==> flow/design.v <==
`timescale 1ns / 1ps
module multiplier (
    input  wire        clk,
    input  wire        rst,      
    input  wire [31:0] x,        
    input  wire [31:0] y,        
    input  wire        start,    
    output reg  [63:0] z,        
    output wire        busy      
  );
  localparam IDLE = 1'b0;
  localparam CALC = 1'b1;
  reg        state;
  reg [5:0]  count;
  reg [31:0] M;
  reg [64:0] P;
  reg        busy_r;
  assign busy = busy_r;
  wire [31:0] A = P[64:33];
  wire [1:0]  booth_bits = P[1:0];
  wire [31:0] add_sub_val = (booth_bits == 2'b01) ? M :
       (booth_bits == 2'b10) ? (~M + 1'b1) : 32'd0;
  wire [31:0] next_A = A + add_sub_val;
  wire [64:0] next_P = {next_A[31], next_A, P[32:1]};
  always @(posedge clk or posedge rst)
  begin
    if (rst)
    begin
      state  <= IDLE;
      count  <= 6'd0;
      M      <= 32'd0;
      P      <= 65'd0;
      z      <= 64'd0;
      busy_r <= 1'b0;
    end
    else
    begin
      case (state)
        IDLE:
        begin
          if (start)
          begin
            M      <= x;
            P      <= {32'd0, y, 1'b0};
            count  <= 6'd0;
            busy_r <= 1'b1;
            state  <= CALC;
          end
        end
        CALC:
        begin
          P <= next_P;
          count <= count + 1'b1;
          if (count == 6'd31)
          begin
            state  <= IDLE;
            z      <= next_P[64:1];
            busy_r <= 1'b0;
          end
        end
      endcase
    end
  end
endmodule
`timescale 1ns / 1ps
module mac (
    input  wire        clk,
    input  wire        rst,
    input  wire [31:0] x,
    input  wire [31:0] y,
    input  wire        start,
    output wire [31:0] z,
    output wire        busy
  );
  wire        busy0;
  wire        busy1;
  wire        busy2;
  wire        busy3;
  wire [31:0] x0 = {{24{x[ 7]}}, x[ 7: 0]};
  wire [31:0] x1 = {{24{x[15]}}, x[15: 8]};
  wire [31:0] x2 = {{24{x[23]}}, x[23:16]};
  wire [31:0] x3 = {{24{x[31]}}, x[31:24]};
  wire [31:0] y0 = {{24{y[ 7]}}, y[ 7: 0]};
  wire [31:0] y1 = {{24{y[15]}}, y[15: 8]};
  wire [31:0] y2 = {{24{y[23]}}, y[23:16]};
  wire [31:0] y3 = {{24{y[31]}}, y[31:24]};
  wire [63:0] result0;
  wire [63:0] result1;
  wire [63:0] result2;
  wire [63:0] result3;
  assign busy = busy0 | busy1 | busy2 | busy3;
  assign z    = result0[31:0] + result1[31:0] + result2[31:0] + result3[31:0];
  multiplier U_mul0 (
               .clk    (clk),
               .rst    (rst),
               .x      (x0),
               .y      (y0),
               .start  (start),
               .z      (result0),
               .busy   (busy0)
             );
  multiplier U_mul1 (
               .clk    (clk),
               .rst    (rst),
               .x      (x1),
               .y      (y1),
               .start  (start),
               .z      (result1),
               .busy   (busy1)
             );
  multiplier U_mul2 (
               .clk    (clk),
               .rst    (rst),
               .x      (x2),
               .y      (y2),
               .start  (start),
               .z      (result2),
               .busy   (busy2)
             );
  multiplier U_mul3 (
               .clk    (clk),
               .rst    (rst),
               .x      (x3),
               .y      (y3),
               .start  (start),
               .z      (result3),
               .busy   (busy3)
             );
endmodule
# == From RTL to reports: mac ==
# The steps from the RTL of mac to its reports follow in flow order.
# Lines are those of the file above, counted from 1.
# Operators: Yosys type, input widths -> output width; for muxes data width and select width s.
# Library cell names are shortened.
# The mark - stands for no value.
# design
design,mac
clk_port,clk
library,sky130hd
lib_corner,tt_025C_1v80

# == Word level ==
# Source: Yosys, flattened and elaborated, memories not mapped. Widths are those after wreduce. Registers that Yosys merges into a memory's read port (data or address) are not register bits. Print and check cells do not count. Equal cells are merged and count once.
# classes
reduce_and_logical,12
muxes,39
n_addsub,15
n_eq,20
logic,11
# op_table
cell,count
$pmux 65 s2,4
$mux 65,4
$mux 32,8
$add 32x32->32,7
$add 32x1->32 const B,4
$not 32->32,4
$pmux 6 s2,4
$reduce_and 2->1,12
$add 6x1->6 const B,4
$eq 6x5->1 const B,4
$ne 2x2->1 const B,8
$pmux 1 s2,8
$mux 1,10
$eq 2x1->1 const B,4
$eq 2x2->1 const B,4
$mux 6,1
$not 1->1,4
$or 1x1->1,3
# word_totals
regBits,452
out_inout_bits,33

# == Logic depth ==
# Depth = most cells in a row (Yosys ltp): at word level without a register or memory, in the mapped netlist without a sequential cell, where the memories' decode and read muxes count.
# depth
depth_word,6
abc_area,0
depth_mapped,18

# == After synthesis ==
# Source: synth_stat.txt of the flow (Yosys; design flattened, memories mapped). It holds for the ABC_AREA given above (unset counts as 0); a run with the other value may have another netlist.
# by_type
type,count
dfrtp_1,448
ha_1,211
nand2_1,632
o21ai_0,445
fa_1,66
a21oi_1,247
inv_1,215
xnor2_1,80
a21o_1,85
xor2_1,68
clkbuf_1,149
mux2_2,42
nor2_1,93
mux2i_1,33
nand3_1,50
nand4_1,28
o31ai_1,23
nand2b_1,24
# Not listed: further types 66, cells in them 348.
# synth_totals
n_buf,163
seq_area_um2,11210.8
cells,3287
synth_area_um2,28797.6
ff_cells,448
# The figures by module come from a second, unflattened synthesis with its own total; it is not the netlist above.
# hier_totals
hier_cells,4575
hier_area_um2,40278.6
# Each row is one instance without its submodules.
# by_module
mod,n_inst,mod_seq_area_um2,n_cells,area_um2
multiplier,4,4179.0,1032,9216.3
mac,1,0.0,447,3413.3

# == Timing after synthesis ==
# Source: OpenSTA report_checks on the synthesized netlist (no wires, ideal clock, input and output delay 20% of the period each), path of least setup slack; recovery checks are left aside. Register names are those of the netlist, which keeps one name where synthesis merged equal registers.
# synth_path
kind,register to output
startpoint,reg U_mul1.z[1]
endpoint,out z[29]
delay_ns,3.745
arrival_time_ns,3.745
t_first_pin_ns,0.000
period_ns,7.0
required_ns,5.600
path_slack_ns,1.855
path_stages,16
period_less_setup_slack_ns,5.145
# "delay_ns" is the arrival time less input delay plus setup time.
# A path that ends at an output port has no setup time.
# "path_stages": output pins that drive a net of the path, with the launching flip-flop's if there is one; two outputs of one cell count as two.
# "period_less_setup_slack_ns" = period - worst setup slack (recovery checks aside). The figure is calculated, with input and output delays left at 20% of the set period.
# The rows between start and end are the longest chain of elaborated cells between them; the timing report does not say that the signal goes this way. Where chains are equally long, one stands for them.
# Each line given opens the expression or statement behind the cell; cells for indexed reads and writes are added by Yosys, which also makes memories of some case tables.
# synth_between
cell_sequence,dfrtp_1 inv_1 fa_1 fa_1 inv_1 ha_1 fa_1 a21oi_1 o21bai_1 a211oi_1 o31ai_1 a21oi_1 o21bai_1 a31o_2 a221oi_1 xnor2_1
elab_chain_len,3
# synth_rtl
element,line,rtl
"start, declared",8,"output reg  [63:0] z,"
"start, assigned",33,z      <= 64'd0;
"start, assigned",57,z      <= next_P[64:1];
$add 32x32->32 x3,92,assign z    = result0[31:0] + result1[31:0] + result2[31:0] + result3[31:0];
"end, declared",72,"output wire [31:0] z,"

# == Path in the finished layout ==
# From the final timing report of flow run A: the path of least setup slack in the routed layout; clock arrival at registers is part of the times.
# layout_path
kind,register to output
startpoint,reg U_mul1.z[1]
endpoint,out z[9]
arrival_time_ns,5.23
path_stages,25
period_ns,6.76
required_ns,5.41
path_slack_ns,0.18
t_first_pin_ns,0.59
# The rows between start and end are the longest chain of elaborated cells between them; the timing report does not say that the signal goes this way. Where chains are equally long, one stands for them.
# layout_between
cell_sequence,dfrtp_1 inv_2 fa_1 fa_1 inv_1 ha_1 fa_2 a21oi_2 o21bai_2 a211oi_2 buf_4 buf_4 buf_4 buf_4 buf_4 buf_4 buf_4 buf_4 buf_4 buf_4 buf_4 buf_4 nor2_1 xor2_2 dlygate4sd2_1
elab_chain_len,3
# layout_rtl
element,line,rtl
"start, declared",8,"output reg  [63:0] z,"
"start, assigned",33,z      <= 64'd0;
"start, assigned",57,z      <= next_P[64:1];
$add 32x32->32 x3,92,assign z    = result0[31:0] + result1[31:0] + result2[31:0] + result3[31:0];
"end, declared",72,"output wire [31:0] z,"

==> results <==
Measured results for mac: 4 stored runs of the Yosys and OpenROAD flow on sky130hd. The settings differ; the order carries no meaning. The constraints put input and output delay at 20% of the set period each and load the outputs with 0.01 pF.
"clock_period_reached_ns" = clock period - worst setup slack. The figure is calculated, with input and output delays left at 20% of the set period.
"critical_path_time_ns": the worst setup path's part of the clock period (all of it between registers, 20% less for each end at a port) less its slack. A launch clock that arrives late makes it longer, a capture clock that arrives late makes it shorter.

Flow run A, flow files:
==> flow/run.sh <==
#!/bin/bash
# the make line also repeats the synthesis and layout settings of config.mk as NAME=value (left out here)
make -C /OpenROAD-flow-scripts/flow DESIGN_CONFIG=/design/flow/config.mk WORK_HOME=/design/flow/orfs CLKGATE_MAP_FILE= finish
==> flow/config.mk <==
export PLATFORM = sky130hd
export DESIGN_NAME = mac
export DESIGN_NICKNAME = mac
export VERILOG_FILES = /design/flow/design.v
export SDC_FILE = /design/flow/constraint.sdc
export NUM_CORES = 4
export LEC_CHECK = 0
export CAP_MARGIN = 30
export CELL_PAD_IN_SITES_DETAIL_PLACEMENT = 2
export CELL_PAD_IN_SITES_GLOBAL_PLACEMENT = 3
export CORE_ASPECT_RATIO = 1.13
export CORE_MARGIN = 2
export CORE_UTILIZATION = 42
export CTS_CLUSTER_DIAMETER = 135
export CTS_CLUSTER_SIZE = 40
export GPL_TIMING_DRIVEN = 0
export PLACE_DENSITY_LB_ADDON = 0.2
export SLEW_MARGIN = 5
==> flow/constraint.sdc <==
create_clock -name core_clock -period 6.76 [get_ports {clk}]
set_input_delay 1.3520 -clock core_clock [delete_from_list [all_inputs] [get_ports {clk}]]
set_output_delay 1.3520 -clock core_clock [all_outputs]
set_load 0.01 [all_outputs]

==> results of flow run A, as CSV <==
result,value
tns_setup_ns,0.000
post_route_util_pct,46.9
fin_hold_ws_ns,0.499
finalCellArea_um2,31965.7
critical_path_time_ns,5.23
critical_path_kind,"register to output"
post_synth_area_um2,28797.6
total_die_area_um2,70680.7
clock_period_reached_ns,6.580
fin_ws_ns,0.180

Flow run B, flow files:
==> flow/run.sh <==
#!/bin/bash
# the make line also repeats the synthesis and layout settings of config.mk as NAME=value (left out here)
make -C /OpenROAD-flow-scripts/flow DESIGN_CONFIG=/design/flow/config.mk WORK_HOME=/design/flow/orfs CLKGATE_MAP_FILE= finish
==> flow/config.mk <==
export PLATFORM = sky130hd
export DESIGN_NAME = mac
export DESIGN_NICKNAME = mac
export VERILOG_FILES = /design/flow/design.v
export SDC_FILE = /design/flow/constraint.sdc
export NUM_CORES = 4
export LEC_CHECK = 0
export CAP_MARGIN = 20
export CORE_MARGIN = 2
export CORE_UTILIZATION = 40
export SETUP_SLACK_MARGIN = 0.55
export SLEW_MARGIN = 20
==> flow/constraint.sdc <==
create_clock -name core_clock -period 6.72 [get_ports {clk}]
set_input_delay 1.3440 -clock core_clock [delete_from_list [all_inputs] [get_ports {clk}]]
set_output_delay 1.3440 -clock core_clock [all_outputs]
set_load 0.01 [all_outputs]

==> results of flow run B, as CSV <==
result,value
tns_setup_ns,0.000
post_route_util_pct,45.7
fin_hold_ws_ns,0.477
finalCellArea_um2,32623.8
critical_path_time_ns,4.69
critical_path_kind,"register to output"
post_synth_area_um2,28797.6
total_die_area_um2,74155.5
clock_period_reached_ns,6.031
fin_ws_ns,0.689

Flow run C, flow files:
==> flow/run.sh <==
#!/bin/bash
# the make line also repeats the synthesis and layout settings of config.mk as NAME=value (left out here)
make -C /OpenROAD-flow-scripts/flow DESIGN_CONFIG=/design/flow/config.mk WORK_HOME=/design/flow/orfs CLKGATE_MAP_FILE= finish
==> flow/config.mk <==
export PLATFORM = sky130hd
export DESIGN_NAME = mac
export DESIGN_NICKNAME = mac
export VERILOG_FILES = /design/flow/design.v
export SDC_FILE = /design/flow/constraint.sdc
export NUM_CORES = 4
export LEC_CHECK = 0
export ABC_AREA = 0
export CAP_MARGIN = 5
export CELL_PAD_IN_SITES_DETAIL_PLACEMENT = 1
export CORE_MARGIN = 2
export CORE_UTILIZATION = 60
export PLACE_DENSITY_LB_ADDON = 0.18
export SLEW_MARGIN = 20
export TNS_END_PERCENT = 65
==> flow/constraint.sdc <==
create_clock -name core_clock -period 3.97 [get_ports {clk}]
set_input_delay 0.7940 -clock core_clock [delete_from_list [all_inputs] [get_ports {clk}]]
set_output_delay 0.7940 -clock core_clock [all_outputs]
set_load 0.01 [all_outputs]

Flow run C: did not finish, clock tree synthesis stopped with DPL-0033

Flow run D, flow files:
==> flow/run.sh <==
#!/bin/bash
# the make line also repeats the synthesis and layout settings of config.mk as NAME=value (left out here)
make -C /OpenROAD-flow-scripts/flow DESIGN_CONFIG=/design/flow/config.mk WORK_HOME=/design/flow/orfs CLKGATE_MAP_FILE= finish
==> flow/config.mk <==
export PLATFORM = sky130hd
export DESIGN_NAME = mac
export DESIGN_NICKNAME = mac
export VERILOG_FILES = /design/flow/design.v
export SDC_FILE = /design/flow/constraint.sdc
export NUM_CORES = 4
export LEC_CHECK = 0
export CAP_MARGIN = 20
export CELL_PAD_IN_SITES_DETAIL_PLACEMENT = 1
export CELL_PAD_IN_SITES_GLOBAL_PLACEMENT = 0
export CORE_MARGIN = 2
export CORE_UTILIZATION = 43
export CTS_CLUSTER_SIZE = 90
export GPL_ROUTABILITY_DRIVEN = 0
export GPL_TIMING_DRIVEN = 1
export PLACE_DENSITY_LB_ADDON = 0.23
export SETUP_SLACK_MARGIN = 1.55
export SLEW_MARGIN = 20
==> flow/constraint.sdc <==
create_clock -name core_clock -period 5.81 [get_ports {clk}]
set_input_delay 1.1620 -clock core_clock [delete_from_list [all_inputs] [get_ports {clk}]]
set_output_delay 1.1620 -clock core_clock [all_outputs]
set_load 0.01 [all_outputs]

==> results of flow run D, as CSV <==
result,value
tns_setup_ns,-0.010
post_route_util_pct,51.5
fin_hold_ws_ns,0.490
finalCellArea_um2,33995.1
critical_path_time_ns,4.66
critical_path_kind,"register to output"
post_synth_area_um2,28797.6
total_die_area_um2,69056.0
clock_period_reached_ns,5.820
fin_ws_ns,-0.010
